==> flow/design.v <==
module alu(clk,src0,src1,shamt,func,dst,dst_EX_DM,ov,zr,neg);
localparam ADD	= 3'b000;
localparam SUB 	= 3'b001;
localparam AND	= 3'b010;
localparam NOR	= 3'b011; 
localparam SLL	= 3'b100;
localparam SRL	= 3'b101;
localparam SRA	= 3'b110;
localparam LHB  = 3'b111;
localparam ADDi 	= 4'b0000;
localparam ADDZi 	= 4'b0001;
localparam SUBi 	= 4'b0010;
localparam ANDi		= 4'b0011;
localparam NORi		= 4'b0100;
localparam SLLi		= 4'b0101;
localparam SRLi		= 4'b0110;
localparam SRAi		= 4'b0111;
localparam LWi		= 4'b1000;
localparam SWi		= 4'b1001;
localparam LHBi		= 4'b1010;
localparam LLBi		= 4'b1011;
localparam BRi		= 4'b1100;
localparam JALi		= 4'b1101;
localparam JRi		= 4'b1110;
localparam HLTi		= 4'b1111;
localparam RF2SRC0 	= 2'b00;
localparam IMM_BR2SRC0 = 2'b01;			 
localparam IMM_JMP2SRC0 = 2'b10;		 
localparam IMM2SRC0 = 2'b11;			 
localparam RF2SRC1	= 2'b00;
localparam IMM2SRC1 = 2'b01;			 
localparam NPC2SRC1 = 2'b10;			 
input clk;
input [15:0] src0,src1;
input [2:0] func;			 
input [3:0] shamt;			 
output [15:0] dst;			 
output reg [15:0] dst_EX_DM;
output ov,zr,neg;
wire [15:0] sum;		 
wire [15:0] sum_sat;	 
wire [15:0] src0_2s_cmp;
wire cin;
wire sat_neg,sat_pos;
wire shft_in;
wire [15:0] shft_l1,shft_l2,shft_l4,shft_l;		 
wire [15:0] shft_r1,shft_r2,shft_r4,shft_r;		 
assign src0_2s_cmp = (func==SUB) ? ~src0 : src0;	 
assign cin = (func==SUB) ? 1 : 0;					 
assign sum = src1 + src0_2s_cmp + cin;
assign sat_neg = (src1[15] && src0_2s_cmp[15] && ~sum[15]) ? 1 : 0;
assign sat_pos = (~src1[15] && !src0_2s_cmp[15] && sum[15]) ? 1 : 0;
assign sum_sat = (sat_pos) ? 16'h7fff :
                 (sat_neg) ? 16'h8000 :
				 sum;
assign ov = sat_pos | sat_neg;
assign shft_l1 = (shamt[0]) ? {src1[14:0],1'b0} : src1;
assign shft_l2 = (shamt[1]) ? {shft_l1[13:0],2'b00} : shft_l1;
assign shft_l4 = (shamt[2]) ? {shft_l2[11:0],4'h0} : shft_l2;
assign shft_l = (shamt[3]) ? {shft_l4[7:0],8'h00} : shft_l4;
assign shft_in = (func==SRA) ? src1[15] : 0;
assign shft_r1 = (shamt[0]) ? {shft_in,src1[15:1]} : src1;
assign shft_r2 = (shamt[1]) ? {{2{shft_in}},shft_r1[15:2]} : shft_r1;
assign shft_r4 = (shamt[2]) ? {{4{shft_in}},shft_r2[15:4]} : shft_r2;
assign shft_r = (shamt[3]) ? {{8{shft_in}},shft_r4[15:8]} : shft_r4;
assign dst = (func==AND) ? src1 & src0 :
			 (func==NOR) ? ~(src1 | src0) :
			 (func==SLL) ? shft_l :
			 ((func==SRL) || (func==SRA)) ? shft_r :
			 (func==LHB) ? {src1[7:0],src0[7:0]} : sum_sat;	 
assign zr = ~|dst;
assign neg = dst[15];
always @(posedge clk)
  dst_EX_DM <= dst;
endmodule
module br_bool(clk,rst_n,clk_z_ID_EX,clk_nv_ID_EX,br_instr_ID_EX,
               jmp_imm_ID_EX,jmp_reg_ID_EX,cc_ID_EX,zr,ov,neg,
			   zr_EX_DM,flow_change_ID_EX);
input clk,rst_n;
input clk_z_ID_EX;			 
input clk_nv_ID_EX;			 
input br_instr_ID_EX;		 
input jmp_imm_ID_EX;		 
input jmp_reg_ID_EX;		 
input [2:0] cc_ID_EX;		 
input zr,ov,neg;			 
output reg flow_change_ID_EX;		 
output reg zr_EX_DM;				 
reg neg_EX_DM,ov_EX_DM;
always @(posedge clk, negedge rst_n)
  if (!rst_n)
    zr_EX_DM  <= 0;
  else if (clk_z_ID_EX) 
    zr_EX_DM  <= zr;
always @(posedge clk, negedge rst_n)
  if (!rst_n)
    begin
      ov_EX_DM  <= 0;
	  neg_EX_DM <= 0;
	end
  else if (clk_nv_ID_EX)
    begin
      ov_EX_DM  <= ov;
	  neg_EX_DM <= neg;
	end
always @* begin
  flow_change_ID_EX = jmp_imm_ID_EX | jmp_reg_ID_EX;	 
  if (br_instr_ID_EX)
    case (cc_ID_EX)
	  3'b000 : flow_change_ID_EX = ~zr_EX_DM;
	  3'b001 : flow_change_ID_EX = zr_EX_DM;
	  3'b010 : flow_change_ID_EX = ~zr_EX_DM & ~neg_EX_DM;
	  3'b011 : flow_change_ID_EX = neg_EX_DM;
	  3'b100 : flow_change_ID_EX = zr_EX_DM | (~zr_EX_DM & ~neg_EX_DM);
	  3'b101 : flow_change_ID_EX = neg_EX_DM | zr_EX_DM;
	  3'b110 : flow_change_ID_EX = ov_EX_DM;
	  3'b111 : flow_change_ID_EX = 1;
	endcase
end
endmodule
module dst_mux(clk,dm_re_EX_DM,dm_rd_data_EX_DM,pc_EX_DM,dst_EX_DM,rf_w_data_DM_WB,jmp_imm_EX_DM);
input clk;
input dm_re_EX_DM;
input jmp_imm_EX_DM;
input [15:0] dm_rd_data_EX_DM;		 
input [15:0] pc_EX_DM;				 
input [15:0] dst_EX_DM;				 
output reg[15:0] rf_w_data_DM_WB;		 
always @(posedge clk)
  if (dm_re_EX_DM)
    rf_w_data_DM_WB <= dm_rd_data_EX_DM;
  else if (jmp_imm_EX_DM)
    rf_w_data_DM_WB <= pc_EX_DM;
  else
    rf_w_data_DM_WB <= dst_EX_DM;
endmodule
module src_mux(clk,stall_ID_EX,stall_EX_DM,src0sel_ID_EX,src1sel_ID_EX,p0,p1,
               imm_ID_EX,pc_ID_EX,p0_EX_DM,src0,src1,dst_EX_DM,dst_DM_WB,
			   byp0_EX,byp0_DM,byp1_EX,byp1_DM);
input clk;
input stall_ID_EX,stall_EX_DM;					 
input [1:0] src0sel_ID_EX,src1sel_ID_EX;		 
input [15:0] p0;					 
input [15:0] p1;					 
input [15:0] pc_ID_EX;				 
input [11:0] imm_ID_EX;				 
input [15:0] dst_EX_DM;				 
input [15:0] dst_DM_WB;				 
input byp0_EX,byp1_EX;				 
input byp0_DM,byp1_DM;				 
output reg [15:0] p0_EX_DM;			 
output [15:0] src0,src1;			 
reg [15:0] p0_ID_EX,p1_ID_EX;		 
wire[15:0] RF_p0,RF_p1;				 
localparam ADD	= 3'b000;
localparam SUB 	= 3'b001;
localparam AND	= 3'b010;
localparam NOR	= 3'b011; 
localparam SLL	= 3'b100;
localparam SRL	= 3'b101;
localparam SRA	= 3'b110;
localparam LHB  = 3'b111;
localparam ADDi 	= 4'b0000;
localparam ADDZi 	= 4'b0001;
localparam SUBi 	= 4'b0010;
localparam ANDi		= 4'b0011;
localparam NORi		= 4'b0100;
localparam SLLi		= 4'b0101;
localparam SRLi		= 4'b0110;
localparam SRAi		= 4'b0111;
localparam LWi		= 4'b1000;
localparam SWi		= 4'b1001;
localparam LHBi		= 4'b1010;
localparam LLBi		= 4'b1011;
localparam BRi		= 4'b1100;
localparam JALi		= 4'b1101;
localparam JRi		= 4'b1110;
localparam HLTi		= 4'b1111;
localparam RF2SRC0 	= 2'b00;
localparam IMM_BR2SRC0 = 2'b01;			 
localparam IMM_JMP2SRC0 = 2'b10;		 
localparam IMM2SRC0 = 2'b11;			 
localparam RF2SRC1	= 2'b00;
localparam IMM2SRC1 = 2'b01;			 
localparam NPC2SRC1 = 2'b10;			 
always @(posedge clk)
  if (!stall_ID_EX)
    begin
	  p0_ID_EX <= p0;
	  p1_ID_EX <= p1;
	end
assign RF_p0 = (byp0_EX) ? dst_EX_DM :		 
               (byp0_DM) ? dst_DM_WB :
			   p0_ID_EX;
assign RF_p1 = (byp1_EX) ? dst_EX_DM :		 
               (byp1_DM) ? dst_DM_WB :
			   p1_ID_EX;	
always @(posedge clk)
  if (!stall_EX_DM)
	p0_EX_DM <= RF_p0;
assign src0 = (src0sel_ID_EX == RF2SRC0) ? RF_p0 : 
              (src0sel_ID_EX == IMM_BR2SRC0) ? {{7{imm_ID_EX[8]}},imm_ID_EX[8:0]} :		 
			  (src0sel_ID_EX == IMM_JMP2SRC0) ? {{4{imm_ID_EX[11]}},imm_ID_EX[11:0]} :	 
              {{12{imm_ID_EX[3]}},imm_ID_EX[3:0]};		 
assign src1 = (src1sel_ID_EX == RF2SRC1) ? RF_p1 : 
              (src1sel_ID_EX == NPC2SRC1) ? pc_ID_EX :	 
			  {{8{imm_ID_EX[7]}},imm_ID_EX[7:0]};			 
endmodule
module pc(clk,rst_n,stall_IM_ID,dst_ID_EX,
          pc,pc_ID_EX,flow_change_ID_EX,pc_EX_DM);
input clk,rst_n;
input flow_change_ID_EX;			 
input stall_IM_ID;					 
input [15:0] dst_ID_EX;				 
output [15:0] pc;					 
output reg [15:0] pc_ID_EX;			 
output reg [15:0] pc_EX_DM;			 
reg [15:0] pc,pc_IM_ID;
wire [15:0] nxt_pc;
assign nxt_pc = pc + 1;
always @(posedge clk, negedge rst_n)
  if (!rst_n)
    pc <= 16'h0000;
  else if (!stall_IM_ID)	 
    if (flow_change_ID_EX)
      pc <= dst_ID_EX;
    else
	  pc <= nxt_pc;
always @(posedge clk)
  if (!stall_IM_ID)
    pc_IM_ID <= nxt_pc;		 
always @(posedge clk)
  pc_ID_EX <= pc_IM_ID;	 
always @(posedge clk)
  pc_EX_DM <= pc_ID_EX;	 
endmodule
module id(clk,rst_n,instr,zr_EX_DM,br_instr_ID_EX,jmp_imm_ID_EX,jmp_reg_ID_EX,
          jmp_imm_EX_DM,rf_re0,rf_re1,
          rf_we_DM_WB,rf_p0_addr,rf_p1_addr,rf_dst_addr_DM_WB,alu_func_ID_EX,src0sel_ID_EX,
		  src1sel_ID_EX,dm_re_EX_DM,dm_we_EX_DM,clk_z_ID_EX,clk_nv_ID_EX,instr_ID_EX,
		  cc_ID_EX, stall_IM_ID,stall_ID_EX,stall_EX_DM,hlt_DM_WB,byp0_EX,byp0_DM,
		  byp1_EX,byp1_DM,flow_change_ID_EX);
input clk,rst_n;
input [15:0] instr;					 
input zr_EX_DM;						 
input flow_change_ID_EX;
output reg jmp_imm_ID_EX;
output reg jmp_reg_ID_EX;
output reg br_instr_ID_EX;			 
output reg jmp_imm_EX_DM;			 
output reg rf_re0;					 
output reg rf_re1;					 
output reg rf_we_DM_WB;				 
output reg [3:0] rf_p0_addr;		 
output reg [3:0] rf_p1_addr;		 
output reg [3:0] rf_dst_addr_DM_WB;	 
output reg [2:0] alu_func_ID_EX;	 
output reg [1:0] src0sel_ID_EX;		 
output reg [1:0] src1sel_ID_EX;		 
output reg dm_re_EX_DM;				 
output reg dm_we_EX_DM;				 
output reg clk_z_ID_EX;				 
output reg clk_nv_ID_EX;			 
output [11:0] instr_ID_EX;			 
output [2:0] cc_ID_EX;				 
output stall_IM_ID;					 
output stall_ID_EX;					 
output stall_EX_DM;					 
output reg hlt_DM_WB;				 
output reg byp0_EX,byp0_DM;			 
output reg byp1_EX,byp1_DM;			 
reg br_instr;
reg jmp_imm;
reg jmp_reg;
reg rf_we;
reg hlt;
reg [3:0] rf_dst_addr;
reg [2:0] alu_func;
reg [1:0] src0sel,src1sel;
reg dm_re;
reg dm_we;
reg clk_z;
reg clk_nv;
reg cond_ex;
reg [15:0] instr_IM_ID;			 
reg	rf_we_ID_EX,rf_we_EX_DM;
reg [3:0] rf_dst_addr_ID_EX,rf_dst_addr_EX_DM;
reg	dm_re_ID_EX;
reg	dm_we_ID_EX;
reg hlt_ID_EX,hlt_EX_DM;
reg [11:0] instr_ID_EX;		 
reg flow_change_EX_DM;		 
reg cond_ex_ID_EX;			 
wire load_use_hazard,flush;
localparam ADD	= 3'b000;
localparam SUB 	= 3'b001;
localparam AND	= 3'b010;
localparam NOR	= 3'b011; 
localparam SLL	= 3'b100;
localparam SRL	= 3'b101;
localparam SRA	= 3'b110;
localparam LHB  = 3'b111;
localparam ADDi 	= 4'b0000;
localparam ADDZi 	= 4'b0001;
localparam SUBi 	= 4'b0010;
localparam ANDi		= 4'b0011;
localparam NORi		= 4'b0100;
localparam SLLi		= 4'b0101;
localparam SRLi		= 4'b0110;
localparam SRAi		= 4'b0111;
localparam LWi		= 4'b1000;
localparam SWi		= 4'b1001;
localparam LHBi		= 4'b1010;
localparam LLBi		= 4'b1011;
localparam BRi		= 4'b1100;
localparam JALi		= 4'b1101;
localparam JRi		= 4'b1110;
localparam HLTi		= 4'b1111;
localparam RF2SRC0 	= 2'b00;
localparam IMM_BR2SRC0 = 2'b01;			 
localparam IMM_JMP2SRC0 = 2'b10;		 
localparam IMM2SRC0 = 2'b11;			 
localparam RF2SRC1	= 2'b00;
localparam IMM2SRC1 = 2'b01;			 
localparam NPC2SRC1 = 2'b10;			 
always @(posedge clk, negedge rst_n)
  if (!rst_n)
    instr_IM_ID <= 16'hb000;			 
  else if (!stall_IM_ID)
    instr_IM_ID <= instr;				 
always @(posedge clk)
  if (!stall_ID_EX)
    begin
	  br_instr_ID_EX 	<= br_instr & !load_use_hazard & !flush;
	  jmp_imm_ID_EX   	<= jmp_imm & !load_use_hazard & !flush;
	  jmp_reg_ID_EX   	<= jmp_reg & !load_use_hazard & !flush;
	  rf_we_ID_EX     	<= rf_we & !load_use_hazard & !flush;
	  rf_dst_addr_ID_EX	<= rf_dst_addr;
	  alu_func_ID_EX    <= alu_func;
	  src0sel_ID_EX		<= src0sel;
	  src1sel_ID_EX		<= src1sel;
	  dm_re_ID_EX       <= dm_re & !load_use_hazard & !flush;
	  dm_we_ID_EX       <= dm_we & !load_use_hazard & !flush;
	  clk_z_ID_EX		<= clk_z & !load_use_hazard & !flush;
	  clk_nv_ID_EX		<= clk_nv & !load_use_hazard & !flush;
	  instr_ID_EX		<= instr_IM_ID[11:0];
	  cond_ex_ID_EX 	<= cond_ex;
	end
always @(posedge clk)
  if (!stall_EX_DM)
    begin
	  rf_we_EX_DM		<= rf_we_ID_EX & (!(cond_ex_ID_EX & !zr_EX_DM));	 
	  rf_dst_addr_EX_DM <= rf_dst_addr_ID_EX;
      dm_re_EX_DM		<= dm_re_ID_EX;
	  dm_we_EX_DM		<= dm_we_ID_EX;
	  jmp_imm_EX_DM 	<= jmp_imm_ID_EX;
	end
always @(posedge clk) begin
  rf_we_DM_WB 		<= rf_we_EX_DM;
  rf_dst_addr_DM_WB <= rf_dst_addr_EX_DM;
end
always @(posedge clk, negedge rst_n)
  if (!rst_n) 
    begin
	  byp0_EX <= 1'b0;
	  byp0_DM <= 1'b0;
	  byp1_EX <= 1'b0;
	  byp1_DM <= 1'b0;
	end
  else
    begin
	  byp0_EX <= (rf_dst_addr_ID_EX==rf_p0_addr) ? (rf_we_ID_EX & !(cond_ex_ID_EX & !zr_EX_DM) & |rf_p0_addr) : 1'b0;
	  byp0_DM <= (rf_dst_addr_EX_DM==rf_p0_addr) ? (rf_we_EX_DM & |rf_p0_addr) : 1'b0;
	  byp1_EX <= (rf_dst_addr_ID_EX==rf_p1_addr) ? (rf_we_ID_EX & !(cond_ex_ID_EX & !zr_EX_DM) & |rf_p1_addr) : 1'b0;
	  byp1_DM <= (rf_dst_addr_EX_DM==rf_p1_addr) ? (rf_we_EX_DM & |rf_p1_addr) : 1'b0;
	end
always @(posedge clk, negedge rst_n)
  if (!rst_n)
    begin
	  hlt_ID_EX <= 1'b0;
	  hlt_EX_DM <= 1'b0;
	  hlt_DM_WB <= 1'b0;
    end
  else
    begin
	  hlt_ID_EX <= hlt & !flush | hlt_ID_EX;	 
	  hlt_EX_DM <= hlt_ID_EX;
	  hlt_DM_WB <= hlt_EX_DM;
	end
always @(posedge clk, negedge rst_n)
  if (!rst_n)
    flow_change_EX_DM <= 1'b0;
  else if(!stall_EX_DM)
    flow_change_EX_DM <= flow_change_ID_EX;
assign flush = flow_change_ID_EX | flow_change_EX_DM | hlt_ID_EX | hlt_EX_DM;
assign load_use_hazard = (((rf_dst_addr_ID_EX==rf_p0_addr) && rf_re0) || 
                          ((rf_dst_addr_ID_EX==rf_p1_addr) && rf_re1)) ? dm_re_ID_EX : 1'b0;
assign stall_IM_ID = hlt_ID_EX | load_use_hazard;
assign stall_ID_EX = 1'b0;  
assign stall_EX_DM = 1'b0;  
assign cc_ID_EX = instr_ID_EX[11:9];
always @* begin
  br_instr = 0;
  jmp_imm = 0;
  jmp_reg = 0;
  rf_re0 = 0;
  rf_re1 = 0;
  rf_we = 0;
  rf_p0_addr = instr_IM_ID[3:0];
  rf_p1_addr = instr_IM_ID[7:4];
  rf_dst_addr = instr_IM_ID[11:8];
  alu_func = ADD;
  src0sel = RF2SRC0;
  src1sel = RF2SRC1;
  dm_re = 0;
  dm_we = 0;
  clk_z = 0;
  clk_nv = 0;
  hlt = 0;
  cond_ex = 0;
  case (instr_IM_ID[15:12])
    ADDi : begin
	  rf_re0 = 1;
	  rf_re1 = 1;
	  rf_we = 1;
      clk_z = 1;
      clk_nv = 1;
	end
	ADDZi : begin
	  rf_re0 = 1;
	  rf_re1 = 1;
	  rf_we = 1;	 
      clk_z = 1;
      clk_nv = 1;
	  cond_ex = 1;	 
	end
	SUBi : begin
	  rf_re0 = 1;
	  rf_re1 = 1;
	  rf_we = 1;
      alu_func = SUB;	
      clk_z = 1;
      clk_nv = 1;	  
	end
	ANDi : begin
	  rf_re0 = 1;
	  rf_re1 = 1;
	  rf_we = 1;
      alu_func = AND;
	  clk_z = 1;
	end
	NORi : begin
	  rf_re0 = 1;
	  rf_re1 = 1;
	  rf_we = 1;
      alu_func = NOR;
	  clk_z = 1;
	end	
	SLLi : begin
	  rf_re1 = 1;
	  rf_we = 1;
      alu_func = SLL;
	  clk_z = 1;
	end	
	SRLi : begin
	  rf_re1 = 1;
	  rf_we = 1;
      alu_func = SRL;
	  clk_z = 1;
	end	
	SRAi : begin
	  rf_re1 = 1;
	  rf_we = 1;
      alu_func = SRA;
	  clk_z = 1;
	end
	LWi : begin
	  src0sel = IMM2SRC0;		 
	  rf_re1 = 1;
	  rf_we = 1;
	  dm_re = 1;
	end
	SWi : begin
	  src0sel = IMM2SRC0;					 
	  rf_re1 = 1;							 
	  rf_re0 = 1;							 
	  rf_p0_addr = instr_IM_ID[11:8];		 
	  dm_we = 1;
	end
	LHBi : begin
	  rf_re0 = 1;
	  rf_p0_addr = instr_IM_ID[11:8];		 
	  src1sel = IMM2SRC1;					 
	  rf_we = 1;
	  alu_func = LHB;
	end
	LLBi : begin
	  rf_re0 = 1;					 
	  rf_p0_addr = 4'h0;			 
	  src1sel = IMM2SRC1;			 
	  rf_we = 1;
	end
    BRi : begin
	  src0sel = IMM_BR2SRC0;		 
	  src1sel = NPC2SRC1;			 
	  br_instr = 1;
	end
	JALi : begin
	  src0sel = IMM_JMP2SRC0;		 
	  src1sel = NPC2SRC1;			 
	  rf_we = 1;
	  rf_dst_addr = 4'hF;			 
	  jmp_imm = 1;
	end
	JRi : begin
	  rf_re0 = 1;					 
	  rf_p0_addr = 4'h0;
	  rf_re1 = 1;					 
	  jmp_reg = 1;
	end
	HLTi : begin
	  hlt = 1;
	end
  endcase
end
endmodule
module rf(clk,p0_addr,p1_addr,p0,p1,re0,re1,dst_addr,dst,we);
input clk;
input [3:0] p0_addr, p1_addr;			 
input re0,re1;							 
input [3:0] dst_addr;					 
input [15:0] dst;						 
input we;								 
output [15:0] p0,p1;  					 
reg [15:0] mem[0:15];					 
always @(posedge clk)
  if (we)
    mem[dst_addr] <= dst;
assign p0 = (p0_addr == 4'h0) ? 16'b0 : ((we && (p0_addr == dst_addr)) ? dst : mem[p0_addr]);
assign p1 = (p1_addr == 4'h0) ? 16'b0 : ((we && (p1_addr == dst_addr)) ? dst : mem[p1_addr]);
endmodule
module cpu(clk,rst_n, iaddr, instr, wdata, we, addr, re, rdata, hlt);
input clk,rst_n;
input [15:0] instr;				 
input [15:0] rdata; 			 
output we, re; 
output [15:0] iaddr;			 
output [15:0] addr; 
output [15:0] wdata; 
output hlt;						 
wire [11:0] instr_ID_EX;		 
wire [15:0] src0,src1;			 
wire [15:0] dst_EX_DM;			 
wire [15:0] dst_ID_EX;			 
wire [15:0] pc_ID_EX;			 
wire [15:0] pc_EX_DM;			 
wire [15:0] rf_w_data_DM_WB;	 
wire [15:0] p0,p1;				 
wire [3:0] rf_p0_addr;			 
wire [3:0] rf_p1_addr;			 
wire [3:0] rf_dst_addr_DM_WB;	 
wire [2:0] alu_func_ID_EX;		 
wire [1:0] src0sel_ID_EX;		 
wire [1:0] src1sel_ID_EX;		 
wire [2:0] cc_ID_EX;			 
wire [15:0] p0_EX_DM;			 
wire stall_IM_ID,stall_ID_EX,stall_EX_DM;
wire flow_change_ID_EX,zr_EX_DM,br_instr_ID_EX,jmp_imm_ID_EX,jmp_reg_ID_EX,jmp_imm_EX_DM;
wire rf_re0,rf_re1,rf_we_DM_WB,dm_re_EX_DM,dm_we_EX_DM,clk_z_ID_EX,clk_nv_ID_EX;
wire hlt_DM_WB,byp0_EX,byp0_DM,byp1_EX,byp1_DM;
wire ov,zr,neg;
pc iPC(.clk(clk), .rst_n(rst_n), .stall_IM_ID(stall_IM_ID), .pc(iaddr), .dst_ID_EX(dst_ID_EX),
       .pc_ID_EX(pc_ID_EX), .pc_EX_DM(pc_EX_DM), .flow_change_ID_EX(flow_change_ID_EX));
id	iID(.clk(clk), .rst_n(rst_n), .instr(instr), .zr_EX_DM(zr_EX_DM), .br_instr_ID_EX(br_instr_ID_EX),
        .jmp_imm_ID_EX(jmp_imm_ID_EX), .jmp_reg_ID_EX(jmp_reg_ID_EX), .jmp_imm_EX_DM(jmp_imm_EX_DM), .rf_re0(rf_re0),
		.rf_re1(rf_re1), .rf_we_DM_WB(rf_we_DM_WB), .rf_p0_addr(rf_p0_addr), .rf_p1_addr(rf_p1_addr),
		.rf_dst_addr_DM_WB(rf_dst_addr_DM_WB), .alu_func_ID_EX(alu_func_ID_EX),
		.src0sel_ID_EX(src0sel_ID_EX), .src1sel_ID_EX(src1sel_ID_EX), .dm_re_EX_DM(dm_re_EX_DM),
		.dm_we_EX_DM(dm_we_EX_DM), .clk_z_ID_EX(clk_z_ID_EX), .clk_nv_ID_EX(clk_nv_ID_EX),
		.instr_ID_EX(instr_ID_EX), .cc_ID_EX(cc_ID_EX), .stall_IM_ID(stall_IM_ID),
		.stall_ID_EX(stall_ID_EX), .stall_EX_DM(stall_EX_DM), .hlt_DM_WB(hlt_DM_WB),
		.byp0_EX(byp0_EX), .byp0_DM(byp0_DM), .byp1_EX(byp1_EX), .byp1_DM(byp1_DM),
		.flow_change_ID_EX(flow_change_ID_EX));
rf iRF(.clk(clk), .p0_addr(rf_p0_addr), .p1_addr(rf_p1_addr), .p0(p0), .p1(p1),
       .re0(rf_re0), .re1(rf_re1), .dst_addr(rf_dst_addr_DM_WB), .dst(rf_w_data_DM_WB),
 	   .we(rf_we_DM_WB));
src_mux ISRCMUX(.clk(clk), .stall_ID_EX(stall_ID_EX), .stall_EX_DM(stall_EX_DM),
                .src0sel_ID_EX(src0sel_ID_EX), .src1sel_ID_EX(src1sel_ID_EX), .p0(p0), .p1(p1),
                .imm_ID_EX(instr_ID_EX), .pc_ID_EX(pc_ID_EX), .p0_EX_DM(p0_EX_DM),
				.src0(src0), .src1(src1), .dst_EX_DM(dst_EX_DM), .dst_DM_WB(rf_w_data_DM_WB),
			    .byp0_EX(byp0_EX), .byp0_DM(byp0_DM), .byp1_EX(byp1_EX), .byp1_DM(byp1_DM));
alu iALU(.clk(clk), .src0(src0), .src1(src1), .shamt(instr_ID_EX[3:0]), .func(alu_func_ID_EX),
         .dst(dst_ID_EX), .dst_EX_DM(dst_EX_DM), .ov(ov), .zr(zr), .neg(neg));
dst_mux iDSTMUX(.clk(clk), .dm_re_EX_DM(dm_re_EX_DM), .dm_rd_data_EX_DM(rdata),
                .dst_EX_DM(dst_EX_DM), .pc_EX_DM(pc_EX_DM), .rf_w_data_DM_WB(rf_w_data_DM_WB),
				.jmp_imm_EX_DM(jmp_imm_EX_DM));
br_bool iBRL(.clk(clk), .rst_n(rst_n), .clk_z_ID_EX(clk_z_ID_EX), .clk_nv_ID_EX(clk_nv_ID_EX),
             .br_instr_ID_EX(br_instr_ID_EX), .jmp_imm_ID_EX(jmp_imm_ID_EX),
			 .jmp_reg_ID_EX(jmp_reg_ID_EX), .cc_ID_EX(cc_ID_EX), .zr(zr), .ov(ov),
			 .zr_EX_DM(zr_EX_DM), .neg(neg), .flow_change_ID_EX(flow_change_ID_EX));	
assign wdata = p0_EX_DM; 
assign addr = dst_EX_DM; 
assign re = dm_re_EX_DM;
assign we = dm_we_EX_DM; 
assign hlt = hlt_DM_WB;
endmodule
=== Tool chain data of cpu ===
What the tools print for cpu, step after step.
Line numbers count from 1 in the design file above.
Operators: Yosys type, input widths -> output width; for muxes data width and select width s.
Cell names lack the library's common part.
The mark - stands for no value.

* Design top: cpu
* Clock port: clk
* Library: sky130hd
* Library corner: tt_025C_1v80

=== After elaboration ===
Counts by Yosys on the flattened word-level netlist (proc, flatten, opt, wreduce; memories kept). Print and check cells are left out. Cells with the same type and inputs are merged into one.
Yosys's memory passes give these memory sizes; they may raise the number of words (mostly to a power of two), join words into wider ones and drop unused or constant bits.

* Bits in latches: 0
* Bits in writable memories: 256
* Memory bits (read-only): 0
* Clocked read ports x word width: 32
* Memories kept: 1
* Register bits: 184
* Bits of input ports: 34

* Order comparisons: 0
* Divide/modulo/power cells: 0
* Shift operators: 0
* Add/sub/neg operators: 3
* Reduce/logical cells: 49
* Multiplexer cells: 59
* Multipliers: 0
* Equality and inequality tests: 36
* Bitwise logic cells: 41

{| class="wikitable"
|+ Memories
! memory !! depth !! width !! read ports !! wr ports !! line !! text
|-
| iRF.mem || 16 || 16 || 2 || 1 || 535 || <nowiki>reg [15:0] mem[0:15];</nowiki>
|}

{| class="wikitable"
|+ Operators by type and width
! kind !! number
|-
| $mux 16 || 29
|-
| $reduce_or 15->1 || 7
|-
| $reduce_or 12->1 || 4
|-
| $not 16->16 || 2
|-
| $eq 4x4->1 const B || 8
|-
| $and 1x1->1 || 24
|-
| $eq 3x3->1 const B || 8
|-
| $pmux 3 s8 || 1
|-
| $pmux 1 s2 || 12
|-
| $reduce_or 9->1 || 2
|-
| $add 16x1->16 || 1
|-
| $add 16x1->16 const B || 1
|-
| $add 16x16->16 || 1
|-
| $and 16x16->16 || 1
|-
| $or 16x16->16 || 1
|-
| $reduce_or 16->1 || 1
|-
| $eq 4x3->1 const B || 4
|-
| $eq 4x4->1 || 4
|-
| $reduce_or 8->1 || 2
|-
| $reduce_or 13->1 || 1
|-
| $eq 3x2->1 const B || 4
|-
| $logic_not 4->1 || 3
|-
| $reduce_or 4->1 || 3
|-
| $pmux 4 s3 || 1
|-
| $reduce_or 11->1 || 1
|-
| $mux 1 || 11
|-
| $reduce_or 2->1 || 5
|-
| $or 1x1->1 || 9
|}

Other operator kinds: 19; their cells: 37.

=== Longest topological paths ===
Longest topological path by Yosys (ltp), each cell counted once; first at word level (registers and memories cut), then after technology mapping (sequential cells cut; the memories' decode and read muxes count).

* Depth after elaboration: 20
* ABC_AREA: 0
* Mapped depth: 19
* Depth with buffers taken out: 16

=== Mapped cells and area ===
The flow's flattened synthesis, as Yosys stat reports it; memories are mapped. The netlist is that of the ABC_AREA named above (0 if unset); the other value can give another one.

{| class="wikitable"
|+ Cell types
! type !! number !! total area (µm²)
|-
| edfxtp_1 || 272 || 8.17E+03
|-
| dfxtp_1 || 162 || 3243.11
|-
| mux4_2 || 98 || 2.21E+03
|-
| nand2_1 || 426 || 1.6E+03
|-
| dfrtp_1 || 40 || 1000.96
|-
| mux2i_1 || 80 || 800.768
|-
| o21ai_0 || 109 || 545.523
|-
| clkbuf_1 || 128 || 480.461
|-
| a21oi_1 || 93 || 465.446
|-
| nand3_1 || 93 || 465.446
|-
| a311oi_1 || 52 || 455.437
|-
| nor2_1 || 119 || 446.678
|-
| xnor2_1 || 36 || 315.302
|-
| and3_1 || 50 || 312.8
|-
| mux2_2 || 26 || 292.781
|-
| nand2b_1 || 46 || 287.776
|-
| xor2_1 || 27 || 236.477
|-
| a31oi_1 || 36 || 225.216
|}

Other cell types: 67; their cells: 446.

* Mapped flip-flops: 477
* Buffer cells: 171
* Cells in the netlist: 2339
* Mapped area: 24957.7 µm²

The figures by module come from a second, unflattened synthesis with its own total; it is not the netlist above.

* Cells (unflattened synthesis): 1933
* Area (unflattened synthesis): 24848.8 µm²

Rows give one instance, submodules left out.

{| class="wikitable"
|+ By module
! module !! sequential area (µm²) !! cells !! times used !! area (µm²)
|-
| rf || 7687.4 || 623 || 1 || 12169.2
|-
| alu || 320.3 || 580 || 1 || 4107.7
|-
| src_mux || 1441.4 || 222 || 1 || 2726.4
|-
| id || 1505.2 || 238 || 1 || 2713.9
|-
| pc || 1521.5 || 182 || 1 || 2288.4
|-
| dst_mux || 320.3 || 69 || 1 || 665.6
|-
| br_bool || 75.1 || 19 || 1 || 177.7
|-
| cpu || 0.0 || 0 || 1 || 0.0
|}

=== Path before layout ===
Source: OpenSTA report_checks on the synthesized netlist (no wires, ideal clock, input and output delay 20% of the period each), path of least setup slack; recovery checks are left aside. Register names are those of the netlist, which keeps one name where synthesis merged equal registers.

* Path kind: flip-flop to flip-flop
* Start: register iID.src1sel_ID_EX[0]
* End: register iBRL.zr_EX_DM
* Clock period: 6.2 ns
* Data arrival time: 4.708 ns
* Path slack: 1.388 ns
* Path buffers: 5
* Delay of the path: 4.812 ns
* Required time: 6.096 ns
* Stages: 19
* Setup time: 0.104 ns
* Synthesis period reached: 4.812 ns

"delay of the path" = arrival - input delay + setup time.
"stages": output pins that drive a net of the path, with the launching flip-flop's if there is one; two outputs of one cell count as two.
"synthesis period reached" = period - worst setup slack (recovery checks aside). The figure is calculated, with input and output delays left at 20% of the set period.
The rows between start and end are the longest chain of elaborated cells between them; the timing report does not say that the signal goes this way. Where chains are equally long, one stands for them.
A line is the first line of the expression or statement that the cell stems from. Yosys adds cells for indexed reads and writes and turns some case tables into memories.

* Path through: dfxtp_1 > buf_2 > buf_1 > clkbuf_1 > buf_1 > a21o_1 > inv_1 > ha_1 > a21oi_1 > o21ai_0 > a211oi_1 > mux2_2 > or4_1 > clkbuf_1 > a311oi_1 > o22ai_1 > nor4_1 > nand4b_1 > o41ai_2
* Cells in the longest elaborated chain: 17

{| class="wikitable"
|+ Ends and longest elaborated chain, post-synthesis
! element !! line !! text
|-
| from (decl) || 259 || <nowiki>output reg [1:0] src1sel_ID_EX;</nowiki>
|-
| from (assign) || 341 || <nowiki>src1sel_ID_EX <= src1sel;</nowiki>
|-
| $eq 2x2->1 || 206 || <nowiki>(src1sel_ID_EX == NPC2SRC1) ? pc_ID_EX :</nowiki>
|-
| $mux 16 || 206 ||
|-
| $mux 16 || 205 || <nowiki>assign src1 = (src1sel_ID_EX == RF2SRC1) ? RF_p1 :</nowiki>
|-
| $add 16x16->16 || 50 || <nowiki>assign sum = src1 + src0_2s_cmp + cin;</nowiki>
|-
| $add 16x1->16 || 50 ||
|-
| $not 1->1 || 51 || <nowiki>assign sat_neg = (src1[15] && src0_2s_cmp[15] && ~sum[15]) ? 1 : 0;</nowiki>
|-
| $logic_and 1x1->1 || 51 ||
|-
| [... 3 more ...] || - ||
|-
| $mux 16 || 70 || <nowiki>(func==LHB) ? {src1[7:0],src0[7:0]} : sum_sat;</nowiki>
|-
| $mux 16 || 69 || <nowiki>((func==SRL) || (func==SRA)) ? shft_r :</nowiki>
|-
| $mux 16 || 68 || <nowiki>(func==SLL) ? shft_l :</nowiki>
|-
| $mux 16 || 67 || <nowiki>(func==NOR) ? ~(src1 | src0) :</nowiki>
|-
| $mux 16 || 66 || <nowiki>assign dst = (func==AND) ? src1 & src0 :</nowiki>
|-
| $reduce_or 16->1 || 71 || <nowiki>assign zr = ~|dst;</nowiki>
|-
| $logic_not 1->1 || 71 ||
|-
| to (assign) || 92 || <nowiki>zr_EX_DM  <= 0;</nowiki>
|-
| to (assign) || 94 || <nowiki>zr_EX_DM  <= zr;</nowiki>
|-
| to (decl) || 88 || <nowiki>output reg zr_EX_DM;</nowiki>
|}

Nets of the timed path that keep an RTL name, with a line that drives or declares them; the list need not be complete.

{| class="wikitable"
|+ Named nets, post-synthesis
! net !! line
|-
| dst_ID_EX[15] || 66
|}

=== Worst path after layout ===
Path of least setup slack in the final report of run 1 (OpenROAD, finished layout, wires in). Where an end is a register, its clock arrival counts in the times.

* Path kind: flip-flop to flip-flop
* Start: register iID.src1sel_ID_EX[0]
* End: register iBRL.zr_EX_DM
* Data arrival time: 8.03 ns
* Path buffers: 5
* Clock period: 7.69 ns
* Stages: 19
* Path slack: 0.24 ns
* Setup time: 0.10 ns
* Required time: 8.27 ns

The rows between start and end are the longest chain of elaborated cells between them; the timing report does not say that the signal goes this way. Where chains are equally long, one stands for them.

* Path through: dfxtp_1 > buf_2 > buf_1 > clkbuf_1 > buf_1 > a21o_1 > inv_1 > ha_1 > a21oi_1 > o21ai_0 > a211oi_1 > mux2_2 > or4_1 > clkbuf_1 > a311oi_1 > o22ai_2 > nor4_1 > nand4b_1 > o41ai_2
* Cells in the longest elaborated chain: 17

{| class="wikitable"
|+ Ends and longest elaborated chain, after layout
! element !! line !! text
|-
| from (decl) || 259 || <nowiki>output reg [1:0] src1sel_ID_EX;</nowiki>
|-
| from (assign) || 341 || <nowiki>src1sel_ID_EX <= src1sel;</nowiki>
|-
| $eq 2x2->1 || 206 || <nowiki>(src1sel_ID_EX == NPC2SRC1) ? pc_ID_EX :</nowiki>
|-
| $mux 16 || 206 ||
|-
| $mux 16 || 205 || <nowiki>assign src1 = (src1sel_ID_EX == RF2SRC1) ? RF_p1 :</nowiki>
|-
| $add 16x16->16 || 50 || <nowiki>assign sum = src1 + src0_2s_cmp + cin;</nowiki>
|-
| $add 16x1->16 || 50 ||
|-
| $not 1->1 || 51 || <nowiki>assign sat_neg = (src1[15] && src0_2s_cmp[15] && ~sum[15]) ? 1 : 0;</nowiki>
|-
| $logic_and 1x1->1 || 51 ||
|-
| [... 3 more ...] || - ||
|-
| $mux 16 || 70 || <nowiki>(func==LHB) ? {src1[7:0],src0[7:0]} : sum_sat;</nowiki>
|-
| $mux 16 || 69 || <nowiki>((func==SRL) || (func==SRA)) ? shft_r :</nowiki>
|-
| $mux 16 || 68 || <nowiki>(func==SLL) ? shft_l :</nowiki>
|-
| $mux 16 || 67 || <nowiki>(func==NOR) ? ~(src1 | src0) :</nowiki>
|-
| $mux 16 || 66 || <nowiki>assign dst = (func==AND) ? src1 & src0 :</nowiki>
|-
| $reduce_or 16->1 || 71 || <nowiki>assign zr = ~|dst;</nowiki>
|-
| $logic_not 1->1 || 71 ||
|-
| to (assign) || 92 || <nowiki>zr_EX_DM  <= 0;</nowiki>
|-
| to (assign) || 94 || <nowiki>zr_EX_DM  <= zr;</nowiki>
|-
| to (decl) || 88 || <nowiki>output reg zr_EX_DM;</nowiki>
|}

Nets of the timed path that keep an RTL name, with a line that drives or declares them; the list need not be complete.

{| class="wikitable"
|+ Named nets, after layout
! net !! line
|-
| dst_ID_EX[15] || 66
|}

Memo
Re: implementation data of cpu

4 stored runs of cpu in the flow (synthesis by Yosys, layout by OpenROAD, sky130hd cells), in arbitrary order. Constraints: input delay and output delay 20% of the set period each, output load 0.01 pF.
By "critical setup path time" is meant the share of the clock period that the worst setup path is allowed (20% is reserved at inputs, 20% at outputs), minus its slack. Clock arrival times at its registers enter into it.

=== Run 1 ===
{| class="wikitable"
! Setting !! Value
|-
| ABC_AREA || 0
|-
| CORE_ASPECT_RATIO || 0.75
|-
| CORE_MARGIN || 4
|-
| CORE_UTILIZATION || 17
|-
| CTS_CLUSTER_DIAMETER || 35
|-
| CTS_CLUSTER_SIZE || 91
|-
| GPL_ROUTABILITY_DRIVEN || 1
|-
| GPL_TIMING_DRIVEN || 0
|-
| MAX_ROUTING_LAYER || met5
|-
| MIN_ROUTING_LAYER || met1
|-
| PLACE_DENSITY_LB_ADDON || 0.14
|-
| SETUP_SLACK_MARGIN || -0.27
|-
| SLEW_MARGIN || 40
|-
| TNS_END_PERCENT || 70
|-
| period_ns || 7.69
|-
| CAP_MARGIN || 20
|-
! Result !! Value
|-
| Standard-cell area after layout || 32349.8 µm²
|-
| Setup slack of the critical path || 0.239 ns
|-
| Critical setup path time || 7.45 ns
|-
| Type of the worst setup path || flip-flop to flip-flop
|-
| Sum of negative setup slack || 0.000 ns
|-
| Die size || 153067.0 µm²
|-
| Synthesized cell area || 24957.7 µm²
|}

=== Run 2 ===
{| class="wikitable"
! Setting !! Value
|-
| ABC_AREA || 0
|-
| CORE_ASPECT_RATIO || 0.53
|-
| CORE_MARGIN || 4
|-
| CORE_UTILIZATION || 17
|-
| CTS_CLUSTER_DIAMETER || 35
|-
| CTS_CLUSTER_SIZE || 91
|-
| GPL_ROUTABILITY_DRIVEN || 0
|-
| GPL_TIMING_DRIVEN || 0
|-
| MAX_ROUTING_LAYER || met4
|-
| MIN_ROUTING_LAYER || met1
|-
| SETUP_SLACK_MARGIN || -0.27
|-
| SLEW_MARGIN || 40
|-
| TNS_END_PERCENT || 25
|-
| period_ns || 7.69
|-
| CAP_MARGIN || 20
|-
! Result !! Value
|-
| Die size || 153316.0 µm²
|-
| Standard-cell area after layout || 30503.0 µm²
|-
| Synthesized cell area || 24957.7 µm²
|-
| Critical setup path time || 7.79 ns
|-
| Type of the worst setup path || flip-flop to flip-flop
|-
| Sum of negative setup slack || -0.097 ns
|-
| Setup slack of the critical path || -0.097 ns
|}

=== Run 3 ===
{| class="wikitable"
! Setting !! Value
|-
| CAP_MARGIN || 20
|-
| CELL_PAD_IN_SITES_DETAIL_PLACEMENT || 2
|-
| CELL_PAD_IN_SITES_GLOBAL_PLACEMENT || 2
|-
| CORE_UTILIZATION || 50
|-
| CTS_CLUSTER_DIAMETER || 298
|-
| CTS_CLUSTER_SIZE || 35
|-
| GPL_ROUTABILITY_DRIVEN || 1
|-
| PLACE_DENSITY_LB_ADDON || 0.02
|-
| SLEW_MARGIN || 15
|-
| TNS_END_PERCENT || 5
|-
| period_ns || 5.67
|-
| CORE_MARGIN || 2
|-
! Result !! Value
|-
| Setup slack of the critical path || -0.385 ns
|-
| Die size || 51717.6 µm²
|-
| Sum of negative setup slack || -0.695 ns
|-
| Critical setup path time || 6.05 ns
|-
| Type of the worst setup path || flip-flop to flip-flop
|-
| Standard-cell area after layout || 27552.7 µm²
|-
| Synthesized cell area || 24957.7 µm²
|}

=== Run 4 ===
{| class="wikitable"
! Setting !! Value
|-
| CAP_MARGIN || 35
|-
| CORE_ASPECT_RATIO || 0.8
|-
| CORE_MARGIN || 7
|-
| CORE_UTILIZATION || 28
|-
| MAX_ROUTING_LAYER || met5
|-
| SLEW_MARGIN || 30
|-
| period_ns || 8.98
|-
! Result !! Value
|-
| Critical setup path time || 6.04 ns
|-
| Type of the worst setup path || flip-flop to flip-flop
|-
| Setup slack of the critical path || 2.943 ns
|-
| Die size || 97742.6 µm²
|-
| Standard-cell area after layout || 29010.3 µm²
|-
| Synthesized cell area || 24957.7 µm²
|-
| Sum of negative setup slack || 0.000 ns
|}
